==> flow/design.v <==
module sdram_controller (
        input   clk,
        input   rst,
        output  sdram_cle,
        output  sdram_cs,
        output  sdram_cas,
        output  sdram_ras,
        output  sdram_we,
        output  sdram_dqm,
        output  [1:0]  sdram_ba,
        output  [12:0] sdram_a,
        input   [31:0] sdram_dqi,
        output  [31:0] sdram_dqo,
        input   [22:0] user_addr,    
        input   rw,                  
        input   [31:0] data_in,      
        output  [31:0] data_out,     
        output  busy,                
        input   in_valid,            
        output  out_valid            
    );
    localparam tCASL            = 13'd2;        
    localparam tPRE             = 13'd2;        
    localparam tACT             = 13'd2;        
    localparam tREF             = 13'd6;        
    localparam tRef_Counter     = 10'd750;     
    wire [22:0] addr;
    wire [12:0] Mapped_RA;
    wire [1:0]  Mapped_BA;
    wire [7:0]  Mapped_CA;
    reg        req_rw_q;
    reg [22:0] req_addr_q;
    reg [31:0] req_data_q;
    reg        start_q;
    wire        eff_rw   = start_q ? req_rw_q   : rw;
    wire [22:0] eff_addr = start_q ? req_addr_q : user_addr;
    wire [31:0] eff_data = start_q ? req_data_q : data_in;
    assign Mapped_RA = {eff_addr[22:10]};
    assign Mapped_BA = {eff_addr[9:8]};
    assign Mapped_CA = {eff_addr[7:0]};
    assign addr = {Mapped_RA, Mapped_BA, Mapped_CA};
    wire[22:0]next_input_addr;
    wire[22:0]next_addr;
    wire [12:0] next_Mapped_RA;
    wire [1:0]  next_Mapped_BA;
    wire [7:0]  next_Mapped_CA;
    assign next_input_addr = eff_addr + 8;  
    assign next_Mapped_RA = {next_input_addr[22:10]};
    assign next_Mapped_BA = {next_input_addr[9:8]};
    assign next_Mapped_CA = {next_input_addr[7:0]};
    assign next_addr = {next_Mapped_RA,next_Mapped_BA,next_Mapped_CA}; 
    reg [31:0] cache_d[0:1], cache_q[0:1];
    reg [22:0] cache_addr_d[0:1], cache_addr_q[0:1];
    reg [1:0]  cache_cnt_d[0:1], cache_cnt_q[0:1]; 
    reg [1:0]  cache_vld_d, cache_vld_q;
    localparam CMD_UNSELECTED    = 4'b1000;
    localparam CMD_NOP           = 4'b0111;
    localparam CMD_ACTIVE        = 4'b0011;
    localparam CMD_READ          = 4'b0101;
    localparam CMD_WRITE         = 4'b0100;
    localparam CMD_TERMINATE     = 4'b0110;
    localparam CMD_PRECHARGE     = 4'b0010;
    localparam CMD_REFRESH       = 4'b0001;
    localparam CMD_LOAD_MODE_REG = 4'b0000;
    localparam STATE_SIZE = 4;
    localparam INIT = 4'd0,
               WAIT = 4'd1,
               PRECHARGE_INIT = 4'd2,
               REFRESH_INIT_1 = 4'd3,
               REFRESH_INIT_2 = 4'd4,
               LOAD_MODE_REG = 4'd5,
               IDLE = 4'd6,
               REFRESH = 4'd7,
               ACTIVATE = 4'd8,
               READ = 4'd9,
               READ_RES = 4'd10,
               WRITE = 4'd11,
               PRECHARGE = 4'd12;
    reg cle_d, cle_q;
    reg dqm_q, dqm_d;
    reg [3:0] cmd_d, cmd_q;
    reg [1:0] ba_d, ba_q;
    reg [12:0] a_d, a_q;
    reg [31:0] dq_d, dq_q;
    reg [31:0] dqi_d, dqi_q;
    reg dq_en_d, dq_en_q;
    assign sdram_cle = cle_q;
    assign sdram_cs = cmd_q[3];
    assign sdram_ras = cmd_q[2];
    assign sdram_cas = cmd_q[1];
    assign sdram_we = cmd_q[0];
    assign sdram_dqm = dqm_q;
    assign sdram_ba = ba_q;
    assign sdram_a = a_q;
    assign sdram_dqo = dq_en_q ? dq_q : 32'h00000000;
    reg [STATE_SIZE-1:0] state_d, state_q;
    reg [STATE_SIZE-1:0] next_state_d, next_state_q;
    reg [22:0] addr_d, addr_q;
    reg [31:0] data_d, data_q;
    reg out_valid_d, out_valid_q;
    reg [15:0] delay_ctr_d, delay_ctr_q;
    reg [9:0] refresh_ctr_d, refresh_ctr_q;
    reg refresh_flag_d, refresh_flag_q;
    reg ready_d, ready_q;
    reg start_d;
    reg rw_op_d, rw_op_q;
    reg [3:0] row_open_d, row_open_q;
    reg [12:0] row_addr_d[3:0], row_addr_q[3:0];
    reg [2:0] precharge_bank_d, precharge_bank_q;
    integer i;
    assign data_out = data_q;
    assign busy = !ready_q;
    assign out_valid = out_valid_q;
    always @* begin
        dq_d = dq_q;
        dqi_d = sdram_dqi;
        dq_en_d = 1'b0;  
        cle_d = cle_q;
        cmd_d = CMD_NOP;  
        dqm_d = 1'b0;
        ba_d = 2'd0;
        a_d = 13'd0;
        state_d = state_q;
        next_state_d = next_state_q;
        delay_ctr_d = delay_ctr_q;
        addr_d = addr_q;
        data_d = data_q;
        out_valid_d = 1'b0;
        precharge_bank_d = precharge_bank_q;
        rw_op_d = rw_op_q;
        ready_d = ready_q;
        start_d = start_q;
        row_open_d = row_open_q;
        for (i = 0; i < 4; i = i + 1)
            row_addr_d[i] = row_addr_q[i];
        refresh_flag_d = refresh_flag_q;
        refresh_ctr_d = refresh_ctr_q + 1'b1;
        if (refresh_ctr_q > tRef_Counter) begin
            refresh_ctr_d = 10'd0;
            refresh_flag_d = 1'b1;
        end
        cache_d[0] = cache_q[0];
        cache_d[1] = cache_q[1];
        cache_addr_d[0] = cache_addr_q[0];
        cache_addr_d[1] = cache_addr_q[1];
        cache_cnt_d[0] = cache_cnt_q[0];
        cache_cnt_d[1] = cache_cnt_q[1];
        cache_vld_d = cache_vld_q;
        case(cache_cnt_q[0])
            0:begin
                cache_d[0] = sdram_dqi;
                cache_cnt_d[0] = 2'b11;
            end
            1:cache_cnt_d[0] = 2'b00;
            2:cache_cnt_d[0] = 2'b01;
        endcase
        case(cache_cnt_q[1])
            0:begin
                cache_d[1] = sdram_dqi;
                cache_cnt_d[1] = 2'b11;
            end
            1:cache_cnt_d[1] = 2'b00;
            2:cache_cnt_d[1] = 2'b01;
        endcase
        case (state_q)
            INIT: begin
                row_open_d = 4'b0;
                out_valid_d = 1'b0;
                a_d = {3'b000, 1'b0, 2'b00, 3'b010, 1'b0, 3'b010};  
                ba_d = 2'b0;
                cle_d = 1'b1;
                state_d = WAIT;
                delay_ctr_d = 16'd0;
                next_state_d = IDLE;
                refresh_flag_d = 1'b0;
                refresh_ctr_d = 10'b1;
                ready_d = 1'b0;
                dq_en_d = 1'b0;
            end
            WAIT: begin
                delay_ctr_d = delay_ctr_q - 1'b1;
                if (delay_ctr_q == 13'd0) begin
                    state_d = next_state_q;
                end
            end
            IDLE: begin
            	start_d = start_q;
                if (ready_q && in_valid) begin
                        start_d = 1'd1;
                end
                if (refresh_flag_q) begin  
                    ready_d = 1'b0;
                    state_d = PRECHARGE;
                    next_state_d = REFRESH;
                    precharge_bank_d = 3'b100;  
                    refresh_flag_d = 1'b0;  
                end 
                else if ((ready_q && in_valid) || start_q) begin  
                    start_d = 1'd0;
                    ready_d = 1'b0;  
                    rw_op_d = eff_rw;  
                    addr_d = addr;
                    if (eff_rw)  
                        data_d = eff_data;
                    if (row_open_q[addr[9:8]]) begin
                        if (row_addr_q[addr[9:8]] == addr[22:10]) begin  
                            if (eff_rw)
                                state_d = WRITE;
                            else begin
                                if (cache_vld_q[addr[2]] && cache_cnt_q[addr[2]] == 2'b11 && cache_addr_q[addr[2]] == addr[22:0]) begin  
                                    out_valid_d = 1'b1;
                                    data_d = cache_q[addr[2]];
                                    if(row_open_q[next_addr[9:8]] && row_addr_q[next_addr[9:8]] == next_addr[22:10]) begin
                                        cmd_d = CMD_READ;
                                        a_d = {2'b0, 1'b0, next_addr[7:0], 2'b0};
                                        ba_d = next_addr[9:8];
                                        cache_addr_d[next_addr[2]] = next_addr;
                                        cache_cnt_d[next_addr[2]] = 2;
                    cache_vld_d[next_addr[2]] = 1'b1;
                                    end
                                end
                                else begin                  
                                    state_d = READ;
                                end
                            end
                        end 
                        else begin  
                            state_d = PRECHARGE;  
                            precharge_bank_d = {1'b0, addr[9:8]};
                            next_state_d = ACTIVATE;  
                        end
                    end 
                    else begin  
                        state_d = ACTIVATE;  
                    end
                end
                else if (!ready_q) begin
                    ready_d = 1;
                end
            end
            REFRESH: begin
                cmd_d = CMD_REFRESH;
                state_d = WAIT;
                delay_ctr_d = tREF;
                next_state_d = IDLE;
            end
            ACTIVATE: begin
                cmd_d = CMD_ACTIVE;
                a_d = addr_q[22:10];
                ba_d = addr_q[9:8];
                delay_ctr_d = tACT;
                state_d = WAIT;
                if (rw_op_q)
                    next_state_d = WRITE;
                else
                    next_state_d = READ;
                row_open_d[addr_q[9:8]] = 1'b1;  
                row_addr_d[addr_q[9:8]] = addr_q[22:10];
            end
            READ: begin
                cmd_d = CMD_READ;
                a_d = {2'b0, 1'b0, addr_q[7:0], 2'b0};
                ba_d = addr_q[9:8];
                state_d = WAIT;
                delay_ctr_d = tCASL; 
                next_state_d = READ_RES;
            end
            READ_RES: begin
                data_d = dqi_q;  
                out_valid_d = 1'b1;
                state_d = IDLE;
                if (row_open_q[next_addr[9:8]] && row_addr_q[next_addr[9:8]] == next_addr[22:10]) begin
                    cmd_d = CMD_READ;
                    a_d = {2'b0, 1'b0, next_addr[7:0], 2'b0};  
                    ba_d = next_addr[9:8];
                    cache_addr_d[next_addr[2]] = next_addr;
                    cache_cnt_d[next_addr[2]] = 2;
                    cache_vld_d[next_addr[2]] = 1'b1;
            	end
            end
            WRITE: begin
                cmd_d = CMD_WRITE;
                dq_d = data_q;
                dq_en_d = 1'b1;  
                a_d = {2'b0, 1'b0, addr_q[7:0], 2'b00};
                ba_d = addr_q[9:8];
                for (i = 0; i < 2; i = i + 1) begin
                    if (cache_addr_q[i] == addr_q) begin
                        cache_d[i] = data_q;
                        cache_cnt_d[i] = 2'b11;
                    end
                end
                state_d = IDLE;
            end
            PRECHARGE: begin
                cmd_d = CMD_PRECHARGE;
                a_d[10] = precharge_bank_q[2];  
                ba_d = precharge_bank_q[1:0];
                state_d = WAIT;
                delay_ctr_d = tPRE;
                if (precharge_bank_q[2]) begin
                    row_open_d = 4'b0000;  
                end else begin
                    row_open_d[precharge_bank_q[1:0]] = 1'b0;  
                end
            end
            default: state_d = INIT;
        endcase
    end
    always @(posedge clk) begin
        if(rst) begin
            cle_q <= 1'b0;
            dq_en_q <= 1'b0;
            state_q <= INIT;
            ready_q <= 1'b0;
            start_q <= 1'b0;
            cache_q[0] <= 0;
            cache_addr_q[0] <= 0;
            cache_cnt_q[0] <= 2'b11;
            cache_q[1] <= 0;
            cache_addr_q[1] <= 0;
            cache_cnt_q[1] <= 2'b11;
            cache_vld_q <= 2'b00;
        end else begin
            cle_q <= cle_d;
            dq_en_q <= dq_en_d;
            state_q <= state_d;
            ready_q <= ready_d;
            start_q <= start_d;
            cache_q[0] <= cache_d[0];
            cache_addr_q[0] <= cache_addr_d[0];
            cache_cnt_q[0] <= cache_cnt_d[0];
            cache_q[1] <= cache_d[1];
            cache_addr_q[1] <= cache_addr_d[1];
            cache_cnt_q[1] <= cache_cnt_d[1];
            cache_vld_q <= cache_vld_d;
        end
        cmd_q <= cmd_d;
        dqm_q <= dqm_d;
        ba_q <= ba_d;
        a_q <= a_d;
        dq_q <= dq_d;
        dqi_q <= dqi_d;
        next_state_q <= next_state_d;
        refresh_flag_q <= refresh_flag_d;
        refresh_ctr_q <= refresh_ctr_d;
        data_q <= data_d;
        addr_q <= addr_d;
        out_valid_q <= out_valid_d;
        row_open_q <= row_open_d;
        for (i = 0; i < 4; i = i + 1)
            row_addr_q[i] <= row_addr_d[i];
        precharge_bank_q <= precharge_bank_d;
        rw_op_q <= rw_op_d;
        if (state_q == IDLE && ready_q && in_valid) begin
            req_rw_q <= rw;
            req_addr_q <= user_addr;
            req_data_q <= data_in;
        end
        delay_ctr_q <= delay_ctr_d;
    end
endmodule
* Reports on sdram_controller *
What the tools print for sdram_controller, step after step.
Lines are those of the file above, counted from 1.
Operators carry their Yosys type and port widths (W data, S select, Z words).
Cell names lack the library's common part.
The mark n/a stands for no value.

inputs
  top = sdram_controller
  clock port = clk
  standard-cell library = sky130hd
  library corner = tt_025C_1v80

* Word-level counts *
Counts by Yosys on the flattened word-level netlist (proc, flatten, opt, wreduce). Print and check cells are left out. Cells with the same type and inputs are merged into one.

word-level totals
  bits in registers = 409
  input port bits = 91
  output and inout port bits = 87
  elaborated cells = 318

operators by class
  add/subtract/negate cells = 6
  magnitude comparators = 1
  equality and inequality tests = 41
  shift-type cells = 7
  muxes and demuxes = 171
  bitwise operators = 16
  reduce/logical cells = 41

operator list
  cell                     count
  $mux W23                 23
  $mux W32                 15
  $pmux W23 S2             5
  $mux W13                 16
  $pmux W32 S2             2
  $pmux W13 S4             2
  $mux W2                  49
  $mux W10                 8
  $eq A23 B23 Y1           3
  $pmux W16 S4             1
  $pmux W10 S5             1
  $mux W4                  12
  $eq A13 B13 Y1           3
  $pmux W4 S4              2
  $pmux W2 S3              5
  $add A23 B4 Y23 const B  1
  $pmux W3 S7              1
  $eq A4 B4 Y1 const B     5
  $eq A2 B2 Y1 const B     9
  $reduce_or A3 Y1         6
  $sub A16 B1 Y16 const B  1
  $logic_not A16 Y1        1
  $ne A2 B2 Y1 const B     8
  $mux W1                  16
  $pmux W2 S2              4
  $shift A1 B3 Y4 const A  3
  $pmux W4 S3              1
  $add A10 B1 Y10 const B  1

Other operator kinds: 37; their cells: 79.

* Logic depth *
Longest topological path by Yosys (ltp), each cell counted once; first at word level (registers and memories cut), then after technology mapping (sequential cells cut; the memories' decode and read muxes count).

logic depth
  depth after elaboration = 33
  ABC_AREA = 1
  mapped depth = 27
  depth with buffers taken out = 23

* Mapped cells and area *
Source: synth_stat.txt of the flow (Yosys; design flattened, memories mapped). It holds for the ABC_AREA given above (unset counts as 0); a run with the other value may have another netlist.

cell types
  cell type  count  area in all (um2)
  edfxtp_1   223    6.7E+03
  dfxtp_1    185    3.7E+03
  nand2_1    726    2.73E+03
  nor2_1     336    1261.21
  inv_1      224    840.806
  o21ai_0    140    700.672
  a21oi_1    113    565.542
  nand3_1    105    525.504
  a211oi_1   51     382.867
  a311oi_1   37     324.061
  clkbuf_1   85     319.056
  xor2_1     28     245.235
  xnor2_1    22     192.685
  nand4_1    25     156.4
  o211ai_1   18     135.13
  buf_6      11     123.869
  nor2_4     10     112.608
  nand2_2    17     106.352

Not listed: further types 37, cells in them 171.

synthesis totals
  cell count = 2527
  cell area after synthesis = 20279.4 um2
  area of sequential cells = 10400.0 um2
  flip-flops = 408
  buffer cells = 117

* Path before layout *
OpenSTA on the mapped netlist: ideal clock, no wires. The path of least setup slack (recovery checks aside). Input and output delay are each 20% of the period. Register names are those of the netlist, which keeps one name where synthesis merged equal registers.

path after synthesis
  path kind = input to register
  start = input port in_valid
  end = register data_q[0]
  period = 4.2 ns
  input delay = 0.840 ns
  setup time = 0.466 ns
  launch time at the first pin = 0.840 ns
  arrival time = 3.460 ns
  required time = 3.734 ns
  slack = 0.274 ns
  path delay = 3.086 ns
  stages on the path = 6
  buffers on the path = 0
  period reached after synthesis = 3.926 ns

"path delay" is the arrival time less input delay plus setup time.
"stages on the path" counts driving pins, that of a launching flip-flop among them; a cell with two outputs on the path counts twice.
"period reached after synthesis" is the clock period less the worst setup slack; recovery checks do not enter. This is arithmetic on one report: input and output delays are still those of the set period (20% each).
The rows between start and end are the longest chain of elaborated cells between them; the timing report does not say that the signal goes this way. Where chains are equally long, one stands for them.
A line is the first line of the expression or statement that the cell stems from. Yosys adds cells for indexed reads and writes and turns some case tables into memories.
Only ways into the end's enable, where the timed path ends, are counted here.

on the way, after synthesis
  cell sequence = nand2_1 > nand2_1 > inv_1 > nor2_1 > inv_1 > o21ai_0
  cells in the longest elaborated chain = 4
  elaborated cells on any way between the ends = 4
  those cells by class = eq/ne: 1; reduce/logical: 3

RTL lines, path after synthesis
  what                 line  source
  from (decl)          19    input   in_valid,
  $logic_and A1 B1 Y1  198   else if ((ready_q && in_valid) || start_q) begin
  $logic_or A1 B1 Y1   198
  $ne A2 B2 Y1         n/a
  $reduce_and A3 Y1    n/a
  to (assign)          347   data_q <= data_d;
  to (decl)            99    reg [31:0] data_d, data_q;

* Path in the finished layout *
Path of least setup slack in the final report of entry B (OpenROAD, finished layout, wires in). Where an end is a register, its clock arrival counts in the times.

path after layout
  path kind = register to register
  start = register start_q
  end = register ba_q[1]
  period = 4.2 ns
  setup time = 0.08 ns
  launch time at the first pin = 0.54 ns
  arrival time = 4.44 ns
  required time = 4.68 ns
  slack = 0.23 ns
  stages on the path = 22
  buffers on the path = 3

The rows between start and end are the longest chain of elaborated cells between them; the timing report does not say that the signal goes this way. Where chains are equally long, one stands for them.

on the way, after layout
  cell sequence = dfxtp_4 > buf_4 > nand2_1 > nand2_2 > nand2_1 > buf_4 > inv_2 > nand2_1 > nand2_1 > nand2_1 > nand2_1 > nand2_1 > nor2_1 > nand2_1 > nor2_2 > nand2_2 > nor2_4 > nand3_1 > nand2_2 > buf_4 > nand3_1 > o21ai_0
  cells in the longest elaborated chain = 33
  elaborated cells on any way between the ends = 62
  those cells by class = add/sub: 1; eq/ne: 11; shift: 3; mux: 39; logic: 1; reduce/logical: 7

RTL lines, path after layout
  what            line  source
  from (decl)     34    reg        start_q;
  from (assign)   316   start_q <= 1'b0;
  from (assign)   329   start_q <= start_d;
  $mux W23        36    wire [22:0] eff_addr = start_q ? req_addr_q : user_addr;
  $eq A2 B2 Y1    206   if (row_addr_q[addr[9:8]] == addr[22:10]) begin
  $pmux W13 S4    206
  $mux W13        205   if (row_open_q[addr[9:8]]) begin
  $mux W13        198   else if ((ready_q && in_valid) || start_q) begin
  $mux W13        191   if (refresh_flag_q) begin
  $mux W13        165   case (state_q)
  (+19 left out)  n/a
  $mux W2         210   if (cache_vld_q[addr[2]] && cache_cnt_q[addr[2]] == 2'b11 && cache_addr_q[addr[2]] == addr[22:0]) begin
  $mux W2         207   if (eff_rw)
  $mux W2         206
  $mux W2         205
  $mux W2         198
  $mux W2         191
  $pmux W2 S4     165
  to (assign)     340   ba_q <= ba_d;
  to (decl)       82    reg [1:0] ba_d, ba_q;

Some nets on the timed path still bear RTL names; the line given drives or declares the net.

named nets, after layout
  net          line
  out_valid_d  165

Subject: sdram_controller on sky130hd, stored results

Hello all,

Measured results for sdram_controller: 2 stored runs of the Yosys and OpenROAD flow on sky130hd. The settings differ; the order carries no meaning. The constraints put input and output delay at 20% of the set period each and load the outputs with 0.01 pF.
By "achieved clock period" is meant the clock period of the run minus its worst setup slack. This is arithmetic on one report: input and output delays are still those of the set period (20% each).
"worst setup path time": the worst setup path's part of the clock period (all of it between registers, 20% less for each end at a port) less its slack. A launch clock that arrives late makes it longer, a capture clock that arrives late makes it shorter.
By "power" is meant OpenSTA's value without simulated activity: inputs other than the clock are taken to toggle once in ten clock periods, and the tool carries that through the logic.

Entry A
==> flow/run.sh <==
#!/bin/bash
# the make line also repeats the synthesis and layout settings of config.mk as NAME=value (left out here)
make -C /OpenROAD-flow-scripts/flow DESIGN_CONFIG=/design/flow/config.mk WORK_HOME=/design/flow/orfs CLKGATE_MAP_FILE= finish
==> flow/config.mk <==
export PLATFORM = sky130hd
export DESIGN_NAME = sdram_controller
export DESIGN_NICKNAME = sdram_controller
export VERILOG_FILES = /design/flow/design.v
export SDC_FILE = /design/flow/constraint.sdc
export NUM_CORES = 4
export LEC_CHECK = 0
export ABC_AREA = 1
export CAP_MARGIN = 20
export CELL_PAD_IN_SITES_DETAIL_PLACEMENT = 0
export CELL_PAD_IN_SITES_GLOBAL_PLACEMENT = 2
export CORE_ASPECT_RATIO = 1.23
export CORE_MARGIN = 2
export CORE_UTILIZATION = 50
export PLACE_DENSITY_LB_ADDON = 0.17
export SLEW_MARGIN = 20
==> flow/constraint.sdc <==
create_clock -name core_clock -period 2.96 [get_ports {clk}]
set_input_delay 0.5920 -clock core_clock [delete_from_list [all_inputs] [get_ports {clk}]]
set_output_delay 0.5920 -clock core_clock [all_outputs]
set_load 0.01 [all_outputs]

==> results of entry A <==
did not finish, placement stopped with FLW-0024

Entry B
==> flow/run.sh <==
#!/bin/bash
# the make line also repeats the synthesis and layout settings of config.mk as NAME=value (left out here)
make -C /OpenROAD-flow-scripts/flow DESIGN_CONFIG=/design/flow/config.mk WORK_HOME=/design/flow/orfs CLKGATE_MAP_FILE= finish
==> flow/config.mk <==
export PLATFORM = sky130hd
export DESIGN_NAME = sdram_controller
export DESIGN_NICKNAME = sdram_controller
export VERILOG_FILES = /design/flow/design.v
export SDC_FILE = /design/flow/constraint.sdc
export NUM_CORES = 4
export LEC_CHECK = 0
export ABC_AREA = 1
export CAP_MARGIN = 35
export CELL_PAD_IN_SITES_DETAIL_PLACEMENT = 0
export CELL_PAD_IN_SITES_GLOBAL_PLACEMENT = 2
export CORE_MARGIN = 4
export CORE_UTILIZATION = 40
export CTS_CLUSTER_DIAMETER = 347
export CTS_CLUSTER_SIZE = 35
export MAX_ROUTING_LAYER = met4
export SLEW_MARGIN = 25
==> flow/constraint.sdc <==
create_clock -name core_clock -period 4.2 [get_ports {clk}]
set_input_delay 0.8400 -clock core_clock [delete_from_list [all_inputs] [get_ports {clk}]]
set_output_delay 0.8400 -clock core_clock [all_outputs]
set_load 0.01 [all_outputs]

==> results of entry B <==
chip area after synthesis (Yosys): 20279.4 um2
die area: 54365.9 um2
utilization: 0.477
worst setup slack after layout: 0.232 ns
total negative slack: 0.000 ns
power: 0.007921 W
achieved clock period: 3.968 ns
worst setup path time: 3.97 ns
worst setup path kind: register to register

Thanks
